==> flow/design.v <==
module fpadd_40(x_40,y_40,res_40,clk_40,rst_40);
input [31:0] x_40,y_40;				      
output [31:0] res_40;				 
input clk_40,rst_40;
parameter menw_40=45;             
reg sing_x_40,sing_y_40;	 
reg [7:0] exp_x_40, exp_y_40,exp_res_40;		 
reg [menw_40:0] mes_x_40, mes_y_40,mes_res_40,mes_medi_40;	 
reg zero_40_x,zero_40_y;	
reg signres;		                     
reg [31:0] resout_40;	 
integer int_exp_x,int_exp_y,int_exp_dif_40;	 
integer renorm_40,renorm_400,renorm_401,renorm_402,renorm_403,renorm_404,renorm_405;	 
parameter [menw_40:0] zero_40=0;
integer int_exp_dif_402,int_exp_dif_401,int_exp_dif_404,int_exp_dif_403,int_exp_dif_405,int_exp_dif_406,int_exp_dif_4000,int_exp_dif_400;
reg [menw_40:0] mes_y_402,mes_y_401,mes_y_403,mes_y_404;
reg [menw_40:0] mes_x_402,mes_x_401,mes_x_403,mes_x_404;
reg [menw_40:0] mes_res_401,mes_res_402,mes_res_403,mes_res_404,mes_res_4000,mes_res_400;
reg [7:0] exp_x_402,exp_x_401;
reg [7:0] exp_res_402,exp_res_401,exp_res_403,exp_res_404,exp_res_4000,exp_res_400;
reg sing_x_402,sing_x_401,sing_x_403;
reg sing_y_402,sing_y_401,sing_y_403;
reg signres2,signres1,signres3,signres4,signres5,signres6,signres00,signres0;
assign res_40=resout_40;
always @(*) begin
renorm_40=0;
  zero_40_x = (x_40[30:0]==0)?1:0;
  zero_40_y = (y_40[30:0]==0)?1:0;
  if( y_40[30:0] > x_40[30:0] ) begin
    exp_x_40 = y_40[30:23];
    exp_y_40 = x_40[30:23];
    sing_x_40 = y_40[31];
    sing_y_40 = x_40[31];
    mes_x_40 = (zero_40_y)?0:{ 2'b1, y_40[22:0],zero_40[menw_40:25]};
    mes_y_40 = (zero_40_x)?0:{ 2'b1, x_40[22:0],zero_40[menw_40:25]};
    signres=sing_x_40;
  end else begin
    sing_x_40 = x_40[31];
    sing_y_40 = y_40[31];
    exp_x_40 = x_40[30:23];
    exp_y_40 = y_40[30:23];
    mes_x_40 = (zero_40_x)?0:{ 2'b1, x_40[22:0],zero_40[menw_40:25]};
    mes_y_40 = (zero_40_y)?0:{ 2'b1, y_40[22:0],zero_40[menw_40:25]};
    signres=sing_x_40;
  end
  int_exp_x=exp_x_40;
  int_exp_y=exp_y_40;
  int_exp_dif_40=exp_x_40-exp_y_40;
int_exp_dif_402=int_exp_dif_401;
mes_y_402=mes_y_401;
mes_x_402=mes_x_401;
exp_x_402=exp_x_401;
sing_x_402=sing_x_401;
sing_y_402=sing_y_401;
signres2=signres1;
  if(int_exp_dif_402 > 24) begin
    exp_res_40=exp_x_402;
    mes_res_40=mes_x_402;
  end else begin
    exp_res_40=exp_x_402;
    mes_res_40=0;
    mes_y_402=(int_exp_dif_402[4])?{16'b0,mes_y_402[menw_40:16]}: {mes_y_402};
    mes_y_402=(int_exp_dif_402[3])?{ 8'b0,mes_y_402[menw_40:8 ]}: {mes_y_402};
    mes_y_402=(int_exp_dif_402[2])?{ 4'b0,mes_y_402[menw_40:4 ]}: {mes_y_402};
    mes_y_402=(int_exp_dif_402[1])?{ 2'b0,mes_y_402[menw_40:2 ]}: {mes_y_402};
    mes_y_402=(int_exp_dif_402[0])?{ 1'b0,mes_y_402[menw_40:1 ]}: {mes_y_402};
  end
mes_y_404=mes_y_403;
mes_x_404=mes_x_403;
mes_res_4000=mes_res_400;
exp_res_4000=exp_res_400;
signres00=signres0;
int_exp_dif_4000=int_exp_dif_400;
 if (int_exp_dif_4000 <=24) begin
    if(sing_x_403 == sing_y_403) 
       	mes_res_4000=mes_x_404+mes_y_404;
	 else mes_res_4000=mes_x_404-mes_y_404;
    if(mes_res_4000[menw_40]) begin
      mes_res_4000={1'b0,mes_res_4000[menw_40:1]};
      exp_res_4000=exp_res_4000+1;
    end
  end
mes_res_402=mes_res_401;
int_exp_dif_404=int_exp_dif_403;
signres4=signres3;
exp_res_402=exp_res_401;
renorm_403=renorm_402;
    if(mes_res_402[menw_40-1:menw_40-32]==0) begin 
	renorm_403[5]=1; mes_res_402={ 1'b0,mes_res_402[menw_40-33:0],32'b0 }; 
    end
    if(mes_res_402[menw_40-1:menw_40-16]==0) begin 
	renorm_403[4]=1; mes_res_402={ 1'b0,mes_res_402[menw_40-17:0],16'b0 }; 
    end
    if(mes_res_402[menw_40-1:menw_40-8]==0) begin 
	renorm_403[3]=1; mes_res_402={ 1'b0,mes_res_402[menw_40-9:0], 8'b0 }; 
    end
    if(mes_res_402[menw_40-1:menw_40-4]==0) begin 
	renorm_403[2]=1; mes_res_402={ 1'b0,mes_res_402[menw_40-5:0], 4'b0 }; 
    end
    if(mes_res_402[menw_40-1:menw_40-2]==0) begin 
	renorm_403[1]=1; mes_res_402={ 1'b0,mes_res_402[menw_40-3:0], 2'b0 }; 
    end
    if(mes_res_402[menw_40-1   ]==0) begin 
	renorm_403[0]=1; mes_res_402={ 1'b0,mes_res_402[menw_40-2:0], 1'b0 }; 
    end
mes_res_404=mes_res_403;
signres6=signres5;
renorm_405=renorm_404;
exp_res_404=exp_res_403;
int_exp_dif_406=int_exp_dif_405;
  if (int_exp_dif_406 <=60)
  begin
    if(mes_res_404 != 0) begin
      if(mes_res_404[menw_40-24:0]==0 && mes_res_404[menw_40-24]==1) begin
	if(mes_res_404[menw_40-11]==1) mes_res_404=mes_res_404+{1'b1,zero_40[menw_40-11:0]};
      end else begin
        mes_res_404=mes_res_404;
      end
      exp_res_404=exp_res_404-renorm_405;
      if(mes_res_404[menw_40-1]==0) begin
       exp_res_404=exp_res_404+1;
       mes_res_404={1'b0,mes_res_404[menw_40-1:1]};
      end
    end else begin
      exp_res_404=0;
      signres6=0;
    end
  end
resout_40={signres6,exp_res_404,mes_res_404[menw_40-2:menw_40-24]};
end
always @(posedge clk_40 or posedge rst_40)
begin
	if (rst_40) 
begin
int_exp_dif_401<=0;
mes_x_401<=0;
mes_y_401<= 0;
exp_x_401 <= 0;
sing_x_401<=0;
sing_y_401<=0;
signres1<=0;
renorm_401<=0;
mes_y_403 <= 0;
mes_x_403 <= 0;
sing_x_403 <= 0;
sing_y_403 <= 0;
mes_res_400 <= 0;
renorm_400 <= 0;
signres0 <= 0;
int_exp_dif_400 <= 0;
exp_res_400 <= 0;
mes_res_401 <= 0;
int_exp_dif_403<= 0;
signres3 <= 0;
exp_res_401<= 0;
renorm_402 <= 0;
mes_res_403<=  0;
signres5<= 0;
renorm_404<= 0;
exp_res_403<= 0;
int_exp_dif_405 <= 0;
end
	else begin
	int_exp_dif_401<= int_exp_dif_40;
	mes_x_401<= mes_x_40;
	mes_y_401<= mes_y_40;
	exp_x_401 <= exp_x_40;
	sing_x_401<= sing_x_40;
	sing_y_401<= sing_y_40;
	signres1<= signres;
	renorm_401<= renorm_40;
	mes_y_403 <= mes_y_402;
	mes_x_403 <= mes_x_402;
	sing_x_403 <= sing_x_402;
	sing_y_403 <= sing_y_402;
	mes_res_400 <= mes_res_40;
	renorm_400 <= renorm_401;
	signres0 <= signres2;
	int_exp_dif_400 <= int_exp_dif_402;
	exp_res_400 <= exp_res_40;
	mes_res_401 <= mes_res_4000;
	int_exp_dif_403<= int_exp_dif_4000;
	signres3 <= signres00;
	exp_res_401<= exp_res_4000;
	renorm_402 <= renorm_400;
	mes_res_403 <= mes_res_402;
	signres5 <= signres4;
	renorm_404 <= renorm_403;
	exp_res_403 <= exp_res_402;
	int_exp_dif_405 <= int_exp_dif_404;
	end
end
endmodule
--- tool output ---
---- Tool chain data of fpadd_40 ----
Module fpadd_40 before and after one edit of its RTL, step after step.
Lines under "before" count in the file above, lines under "after" in the edited file.
"change" is "after" less "before", of the values as shown; "rel. change" is that difference over "before", in percent.
A cell with -- has no value.
set-up
  design top .............................. fpadd_40
  clock ................................... clk_40
  cell library ............................ sky130hd
  corner .................................. tt_025C_1v80

---- The edit ----
Unified diff, file above to edited file.
The edited RTL no longer does the same as the RTL above: the edit was made by script, with no optimisation intended.
begin of diff
@@ -149,5 +149,4 @@
 signres0 <= 0;
 int_exp_dif_400 <= 0;
-exp_res_400 <= 0;
 mes_res_401 <= 0;
 int_exp_dif_403<= 0;
@@ -178,5 +177,4 @@
 	signres0 <= signres2;
 	int_exp_dif_400 <= int_exp_dif_402;
-	exp_res_400 <= exp_res_40;
 	mes_res_401 <= mes_res_4000;
 	int_exp_dif_403<= int_exp_dif_4000;
@@ -191,3 +189,4 @@
 	end
 end
+always @(*) exp_res_400 = exp_res_40;
 endmodule
end of diff

---- Word-level counts ----
Yosys after proc, flatten, opt, wreduce and memory -nomap, before mapping. Enables and synchronous resets that opt folds into registers are not counted as muxes. Memory bits, and registers merged into a memory's read port (data or address), are not among the register bits. Print and check cells are not counted. Equal cells are merged and count once.
word-level totals
  what                             before  after  change  rel. change (%)
  register bits                    399     391    -8      -2.01
  bits in latches                  0       0      0       --
  bits in writable memories        0       0      0       --
  bits in read-only memories       0       0      0       --
  clocked read ports x word width  0       0      0       --
  memories kept                    0       0      0       --
  bits of input ports              66      66     0       0.00
  output and inout port bits       32      32     0       0.00
  elaborated cells                 91      90     -1      -1.10
operators by class
  what                              before  after  change  rel. change (%)
  $add $sub $neg                    7       7      0       0.00
  $mul                              0       0      0       --
  divide/modulo/power cells         0       0      0       --
  order comparisons                 4       4      0       0.00
  equal/unequal tests               1       1      0       0.00
  shifts and indexed selects        0       0      0       --
  muxes and demuxes                 47      47     0       0.00
  bitwise gates (word level)        0       0      0       --
  reductions and logical operators  10      10     0       0.00
operators by type and width
  cell                                                            before  after  change  rel. change (%)
  45-bit two-way mux                                              16      16     0       0.00
  1-bit two-way mux                                               12      12     0       0.00
  46-bit two-way mux                                              9       9      0       0.00
  8-bit two-way mux                                               7       7      0       0.00
  44-bit two-way mux                                              3       3      0       0.00
  8-bit by 1-bit adder with 8-bit output with constant B          2       2      0       0.00
  31-bit zero test                                                2       2      0       0.00
  45-bit by 36-bit adder with 45-bit output with constant B       1       1      0       0.00
  45-bit by 46-bit adder with 46-bit output                       1       1      0       0.00
  1-bit == test                                                   1       1      0       0.00
  31-bit > comparator                                             1       1      0       0.00
  9-bit by 6-bit > comparator with 1-bit output with constant B   1       1      0       0.00
  9-bit by 6-bit <= comparator with 1-bit output with constant B  1       1      0       0.00
  9-bit by 7-bit <= comparator with 1-bit output with constant B  1       1      0       0.00
  1-bit logical AND                                               1       1      0       0.00
  16-bit zero test                                                1       1      0       0.00
  2-bit zero test                                                 1       1      0       0.00
  22-bit zero test                                                1       1      0       0.00
  32-bit zero test                                                1       1      0       0.00
  4-bit zero test                                                 1       1      0       0.00
  8-bit zero test                                                 1       1      0       0.00
  46-bit nonzero test                                             1       1      0       0.00
  45-bit by 46-bit subtractor with 46-bit output                  1       1      0       0.00
  8-bit by 6-bit subtractor with 8-bit output                     1       1      0       0.00
  8-bit by 8-bit subtractor with 9-bit output                     1       1      0       0.00

---- Depth ----
Longest topological path by Yosys (ltp), each cell counted once; first at word level (registers and memories cut), then after technology mapping (sequential cells cut; the memories' decode and read muxes count).
depth
  what                          before  after  change  rel. change (%)
  depth in word-level cells     11      11     0       0.00
  ABC_AREA                      0       0      --      --
  depth in mapped cells         23      23     0       0.00
  mapped depth without buffers  22      22     0       0.00

---- Synthesis result ----
Source: synth_stat.txt of the flow (Yosys; design flattened, memories mapped). It holds for the ABC_AREA given above (unset counts as 0); a run with the other value may have another netlist.
cell types
  cell                       before  after  change  rel. change (%)
  sky130_fd_sc_hd__dfrtp_1   311     303    -8      -2.57
  sky130_fd_sc_hd__nand2_1   210     210    0       0.00
  sky130_fd_sc_hd__o21ai_0   202     202    0       0.00
  sky130_fd_sc_hd__nor2_1    171     171    0       0.00
  sky130_fd_sc_hd__mux2i_1   168     168    0       0.00
  sky130_fd_sc_hd__a21oi_1   116     116    0       0.00
  sky130_fd_sc_hd__clkbuf_1  80      80     0       0.00
  sky130_fd_sc_hd__inv_1     71      71     0       0.00
  sky130_fd_sc_hd__ha_1      66      66     0       0.00
  sky130_fd_sc_hd__mux2_2    53      53     0       0.00
  sky130_fd_sc_hd__xnor2_1   48      48     0       0.00
  sky130_fd_sc_hd__nor4_1    43      43     0       0.00
  sky130_fd_sc_hd__xor2_1    41      41     0       0.00
  sky130_fd_sc_hd__and2_1    35      35     0       0.00
  sky130_fd_sc_hd__nor2b_1   34      34     0       0.00
  sky130_fd_sc_hd__nor3_1    31      31     0       0.00
  sky130_fd_sc_hd__a211oi_1  24      24     0       0.00
  sky130_fd_sc_hd__nand4_1   20      20     0       0.00
Not every row of either side is listed.
mapped netlist
  what                                before   after    change  rel. change (%)
  mapped cells                        2002     1994     -8      -0.40
  synthesis area (um^2)               18610.3  18410.2  -200.1  -1.08
  sequential part of the area (um^2)  7782.5   7582.3   -200.2  -2.57
  mapped flip-flops                   311      303      -8      -2.57
  buffer cells                        115      115      0       0.00

---- Path before layout ----
Source: OpenSTA report_checks on the synthesized netlist (no wires, ideal clock, input and output delay 20% of the period each), path of least setup slack; recovery checks are left aside. Register names are those of the netlist, which keeps one name where synthesis merged equal registers.
timing post-synthesis
  what                                 before                after                 change  rel. change (%)
  path kind                            register to register  register to register  --      --
  start point                          reg mes_y_403[3]      reg mes_y_403[3]      --      --
  end point                            reg mes_res_401[43]   reg mes_res_401[43]   --      --
  clock period (ps)                    5000                  5000                  0       0.00
  library setup time (ps)              83                    83                    0       --
  time at the first pin (ps)           0                     0                     0       --
  data arrival time (ps)               4898                  4898                  0       0.00
  required time (ps)                   4917                  4917                  0       0.00
  setup slack (ps)                     19                    19                    0       --
  delay of the path (ps)               4981                  4981                  0       0.00
  stages                               22                    22                    0       0.00
  buffers on the path                  2                     2                     0       0.00
  period reached after synthesis (ps)  4981                  4981                  0       0.00
"delay of the path" is the arrival time less input delay plus setup time.
"stages" counts driving pins, that of a launching flip-flop among them; a cell with two outputs on the path counts twice.
"period reached after synthesis" is the clock period less the worst setup slack; recovery checks do not enter. This is arithmetic on one report: input and output delays are still those of the set period (20% each).
Between the ends stands the longest chain of elaborated cells between them, by number of cells; it is not shown to be the way that was timed. Of several equally long chains one is given.
Each line given opens the expression or statement behind the cell; cells for indexed reads and writes are added by Yosys, which also makes memories of some case tables.
between the ends, post-synthesis, before
  path through ............................ sky130_fd_sc_hd__dfrtp_1 sky130_fd_sc_hd__or4_1 sky130_fd_sc_hd__nor4_1 sky130_fd_sc_hd__nor2b_1 sky130_fd_sc_hd__and2_1 sky130_fd_sc_hd__nor2b_1 sky130_fd_sc_hd__nor2b_1 sky130_fd_sc_hd__nand2_1 sky130_fd_sc_hd__o41ai_1 sky130_fd_sc_hd__xnor2_1 sky130_fd_sc_hd__ha_1 sky130_fd_sc_hd__a21oi_1 sky130_fd_sc_hd__nor2b_1 sky130_fd_sc_hd__o21ai_0 sky130_fd_sc_hd__a21o_1 sky130_fd_sc_hd__a41oi_1 sky130_fd_sc_hd__o2111a_1 sky130_fd_sc_hd__a211oi_1 sky130_fd_sc_hd__buf_2 sky130_fd_sc_hd__buf_4 sky130_fd_sc_hd__mux2_2 sky130_fd_sc_hd__o21ai_0
  length of the longest elaborated chain .. 5
  elaborated cells on any way between the ends .. 6
  source lines of those cells ............. 5
  classes of those cells .................. 2 x add/sub; 4 x mux
ends and longest elaborated chain, post-synthesis, before
  what                                            RTL line  text
  start: declaration                              16        reg [menw_40:0] mes_y_402,mes_y_401,mes_y_403,mes_y_404;
  start: assignment                               143       mes_y_403 <= 0;
  start: assignment                               172       mes_y_403 <= mes_y_402;
  45-bit by 46-bit subtractor with 46-bit output  77        else mes_res_4000=mes_x_404-mes_y_404;
  46-bit two-way mux                              75        if(sing_x_403 == sing_y_403)
  46-bit two-way mux                              74        if (int_exp_dif_4000 <=24) begin
  45-bit two-way mux                              78        if(mes_res_4000[menw_40]) begin
  46-bit two-way mux                              74
  end: assignment                                 152       mes_res_401 <= 0;
  end: assignment                                 181       mes_res_401 <= mes_res_4000;
  end: declaration                                18        reg [menw_40:0] mes_res_401,mes_res_402,mes_res_403,mes_res_404,mes_res_4000,mes_res_400;
between the ends, post-synthesis, after
  path through ............................ sky130_fd_sc_hd__dfrtp_1 sky130_fd_sc_hd__or4_1 sky130_fd_sc_hd__nor4_1 sky130_fd_sc_hd__nor2b_1 sky130_fd_sc_hd__and2_1 sky130_fd_sc_hd__nor2b_1 sky130_fd_sc_hd__nor2b_1 sky130_fd_sc_hd__nand2_1 sky130_fd_sc_hd__o41ai_1 sky130_fd_sc_hd__xnor2_1 sky130_fd_sc_hd__ha_1 sky130_fd_sc_hd__a21oi_1 sky130_fd_sc_hd__nor2b_1 sky130_fd_sc_hd__o21ai_0 sky130_fd_sc_hd__a21o_1 sky130_fd_sc_hd__a41oi_1 sky130_fd_sc_hd__o2111a_1 sky130_fd_sc_hd__a211oi_1 sky130_fd_sc_hd__buf_2 sky130_fd_sc_hd__buf_4 sky130_fd_sc_hd__mux2_2 sky130_fd_sc_hd__o21ai_0
  length of the longest elaborated chain .. 5
  elaborated cells on any way between the ends .. 6
  source lines of those cells ............. 5
  classes of those cells .................. 2 x add/sub; 4 x mux
ends and longest elaborated chain, post-synthesis, after
  what                                            RTL line  text
  start: declaration                              16        reg [menw_40:0] mes_y_402,mes_y_401,mes_y_403,mes_y_404;
  start: assignment                               143       mes_y_403 <= 0;
  start: assignment                               171       mes_y_403 <= mes_y_402;
  45-bit by 46-bit subtractor with 46-bit output  77        else mes_res_4000=mes_x_404-mes_y_404;
  46-bit two-way mux                              75        if(sing_x_403 == sing_y_403)
  46-bit two-way mux                              74        if (int_exp_dif_4000 <=24) begin
  45-bit two-way mux                              78        if(mes_res_4000[menw_40]) begin
  46-bit two-way mux                              74
  end: assignment                                 151       mes_res_401 <= 0;
  end: assignment                                 179       mes_res_401 <= mes_res_4000;
  end: declaration                                18        reg [menw_40:0] mes_res_401,mes_res_402,mes_res_403,mes_res_404,mes_res_4000,mes_res_400;

---- Timing after layout ----
Path of least setup slack in the final report of each run of pair A (OpenROAD, finished layout, wires in). Where an end is a register, its clock arrival counts in the times.
The report prints the path's times to 10 ps; the period is as set.
timing after layout
  what                        before                after                 change  rel. change (%)
  path kind                   register to register  register to register  --      --
  start point                 reg mes_y_403[17]     reg mes_y_403[17]     --      --
  end point                   reg mes_res_401[41]   reg mes_res_401[41]   --      --
  clock period (ps)           5000                  5000                  0       0.00
  library setup time (ps)     120                   110                   -10     --
  time at the first pin (ps)  540                   540                   0       0.00
  data arrival time (ps)      5350                  5260                  -90     -1.68
  required time (ps)          5410                  5410                  0       0.00
  setup slack (ps)            60                    150                   +90     --
  stages                      21                    21                    0       0.00
  buffers on the path         2                     2                     0       0.00
Between the ends stands the longest chain of elaborated cells between them, by number of cells; it is not shown to be the way that was timed. Of several equally long chains one is given.
between the ends, after layout, before
  path through ............................ sky130_fd_sc_hd__dfrtp_1 sky130_fd_sc_hd__or4_4 sky130_fd_sc_hd__or4b_4 sky130_fd_sc_hd__or2_4 sky130_fd_sc_hd__nor2_4 sky130_fd_sc_hd__and2_4 sky130_fd_sc_hd__and3_4 sky130_fd_sc_hd__a21oi_2 sky130_fd_sc_hd__xor2_1 sky130_fd_sc_hd__ha_1 sky130_fd_sc_hd__a21o_1 sky130_fd_sc_hd__a21o_1 sky130_fd_sc_hd__a21o_1 sky130_fd_sc_hd__and2_4 sky130_fd_sc_hd__o21ai_4 sky130_fd_sc_hd__o31ai_4 sky130_fd_sc_hd__a211oi_4 sky130_fd_sc_hd__buf_6 sky130_fd_sc_hd__buf_4 sky130_fd_sc_hd__mux2_2 sky130_fd_sc_hd__mux2_2
  length of the longest elaborated chain .. 5
  elaborated cells on any way between the ends .. 6
  source lines of those cells ............. 5
  classes of those cells .................. 2 x add/sub; 4 x mux
ends and longest elaborated chain, after layout, before
  what                                            RTL line  text
  start: declaration                              16        reg [menw_40:0] mes_y_402,mes_y_401,mes_y_403,mes_y_404;
  start: assignment                               143       mes_y_403 <= 0;
  start: assignment                               172       mes_y_403 <= mes_y_402;
  45-bit by 46-bit subtractor with 46-bit output  77        else mes_res_4000=mes_x_404-mes_y_404;
  46-bit two-way mux                              75        if(sing_x_403 == sing_y_403)
  46-bit two-way mux                              74        if (int_exp_dif_4000 <=24) begin
  45-bit two-way mux                              78        if(mes_res_4000[menw_40]) begin
  46-bit two-way mux                              74
  end: assignment                                 152       mes_res_401 <= 0;
  end: assignment                                 181       mes_res_401 <= mes_res_4000;
  end: declaration                                18        reg [menw_40:0] mes_res_401,mes_res_402,mes_res_403,mes_res_404,mes_res_4000,mes_res_400;
between the ends, after layout, after
  path through ............................ sky130_fd_sc_hd__dfrtp_1 sky130_fd_sc_hd__or4_1 sky130_fd_sc_hd__or4b_4 sky130_fd_sc_hd__or2_4 sky130_fd_sc_hd__nor2_4 sky130_fd_sc_hd__and2_4 sky130_fd_sc_hd__and3_1 sky130_fd_sc_hd__a21oi_1 sky130_fd_sc_hd__xor2_1 sky130_fd_sc_hd__ha_1 sky130_fd_sc_hd__a21o_1 sky130_fd_sc_hd__a21o_1 sky130_fd_sc_hd__a21o_1 sky130_fd_sc_hd__and2_1 sky130_fd_sc_hd__o21ai_1 sky130_fd_sc_hd__o31ai_2 sky130_fd_sc_hd__a211oi_4 sky130_fd_sc_hd__buf_6 sky130_fd_sc_hd__buf_6 sky130_fd_sc_hd__mux2_4 sky130_fd_sc_hd__mux2_4
  length of the longest elaborated chain .. 5
  elaborated cells on any way between the ends .. 6
  source lines of those cells ............. 5
  classes of those cells .................. 2 x add/sub; 4 x mux
ends and longest elaborated chain, after layout, after
  what                                            RTL line  text
  start: declaration                              16        reg [menw_40:0] mes_y_402,mes_y_401,mes_y_403,mes_y_404;
  start: assignment                               143       mes_y_403 <= 0;
  start: assignment                               171       mes_y_403 <= mes_y_402;
  45-bit by 46-bit subtractor with 46-bit output  77        else mes_res_4000=mes_x_404-mes_y_404;
  46-bit two-way mux                              75        if(sing_x_403 == sing_y_403)
  46-bit two-way mux                              74        if (int_exp_dif_4000 <=24) begin
  45-bit two-way mux                              78        if(mes_res_4000[menw_40]) begin
  46-bit two-way mux                              74
  end: assignment                                 151       mes_res_401 <= 0;
  end: assignment                                 179       mes_res_401 <= mes_res_4000;
  end: declaration                                18        reg [menw_40:0] mes_res_401,mes_res_402,mes_res_403,mes_res_404,mes_res_4000,mes_res_400;

---- Measured runs ----
Runs of the flow (Yosys, OpenROAD) on both versions; the two runs of a pair have the same settings. The constraints put input and output delay at 20% of the set period each and load the outputs with 0.01 pF.
settings, pair A
  CORE_UTILIZATION ........................ 40
  period_ns ............................... 5.0
  CAP_MARGIN .............................. 20
  CORE_MARGIN ............................. 2
  SLEW_MARGIN ............................. 20
results, pair A
  what                                 before   after    change  rel. change (%)
  post-synthesis cell area (um^2)      18610.3  18410.2  -200.1  -1.08
  die size (um^2)                      48268.1  47757.5  -510.6  -1.06
  utilization in the final report (%)  48.4     48.7     +0.3    --
  setup slack of the worst path (ps)   64       154      +90     --
  setup TNS (ps)                       0        0        0       --
  final worst hold slack (ps)          341      346      +5      --
  period reached (ps)                  4936     4846     -90     -1.82
settings, pair B
  ABC_AREA ................................ 1
  CORE_UTILIZATION ........................ 43
  CTS_CLUSTER_DIAMETER .................... 154
  CTS_CLUSTER_SIZE ........................ 83
  MAX_ROUTING_LAYER ....................... met4
  TNS_END_PERCENT ......................... 85
  period_ns ............................... 7.4
  CAP_MARGIN .............................. 20
  CORE_MARGIN ............................. 2
  SLEW_MARGIN ............................. 20
results, pair B
  what                                 before   after    change  rel. change (%)
  post-synthesis cell area (um^2)      19682.6  19482.4  -200.2  -1.02
  die size (um^2)                      47500.0  47026.1  -473.9  -1.00
  utilization in the final report (%)  46.9     47.2     +0.3    --
  setup slack of the worst path (ps)   1682     1611     -71     --
  setup TNS (ps)                       0        0        0       --
  final worst hold slack (ps)          316      373      +57     --
  period reached (ps)                  5718     5789     +71     +1.24
"period reached": clock period set for the run, less the worst setup slack. It is reckoned from that one timing run; input and output delays stay at 20% of the period that was set.
--- end ---
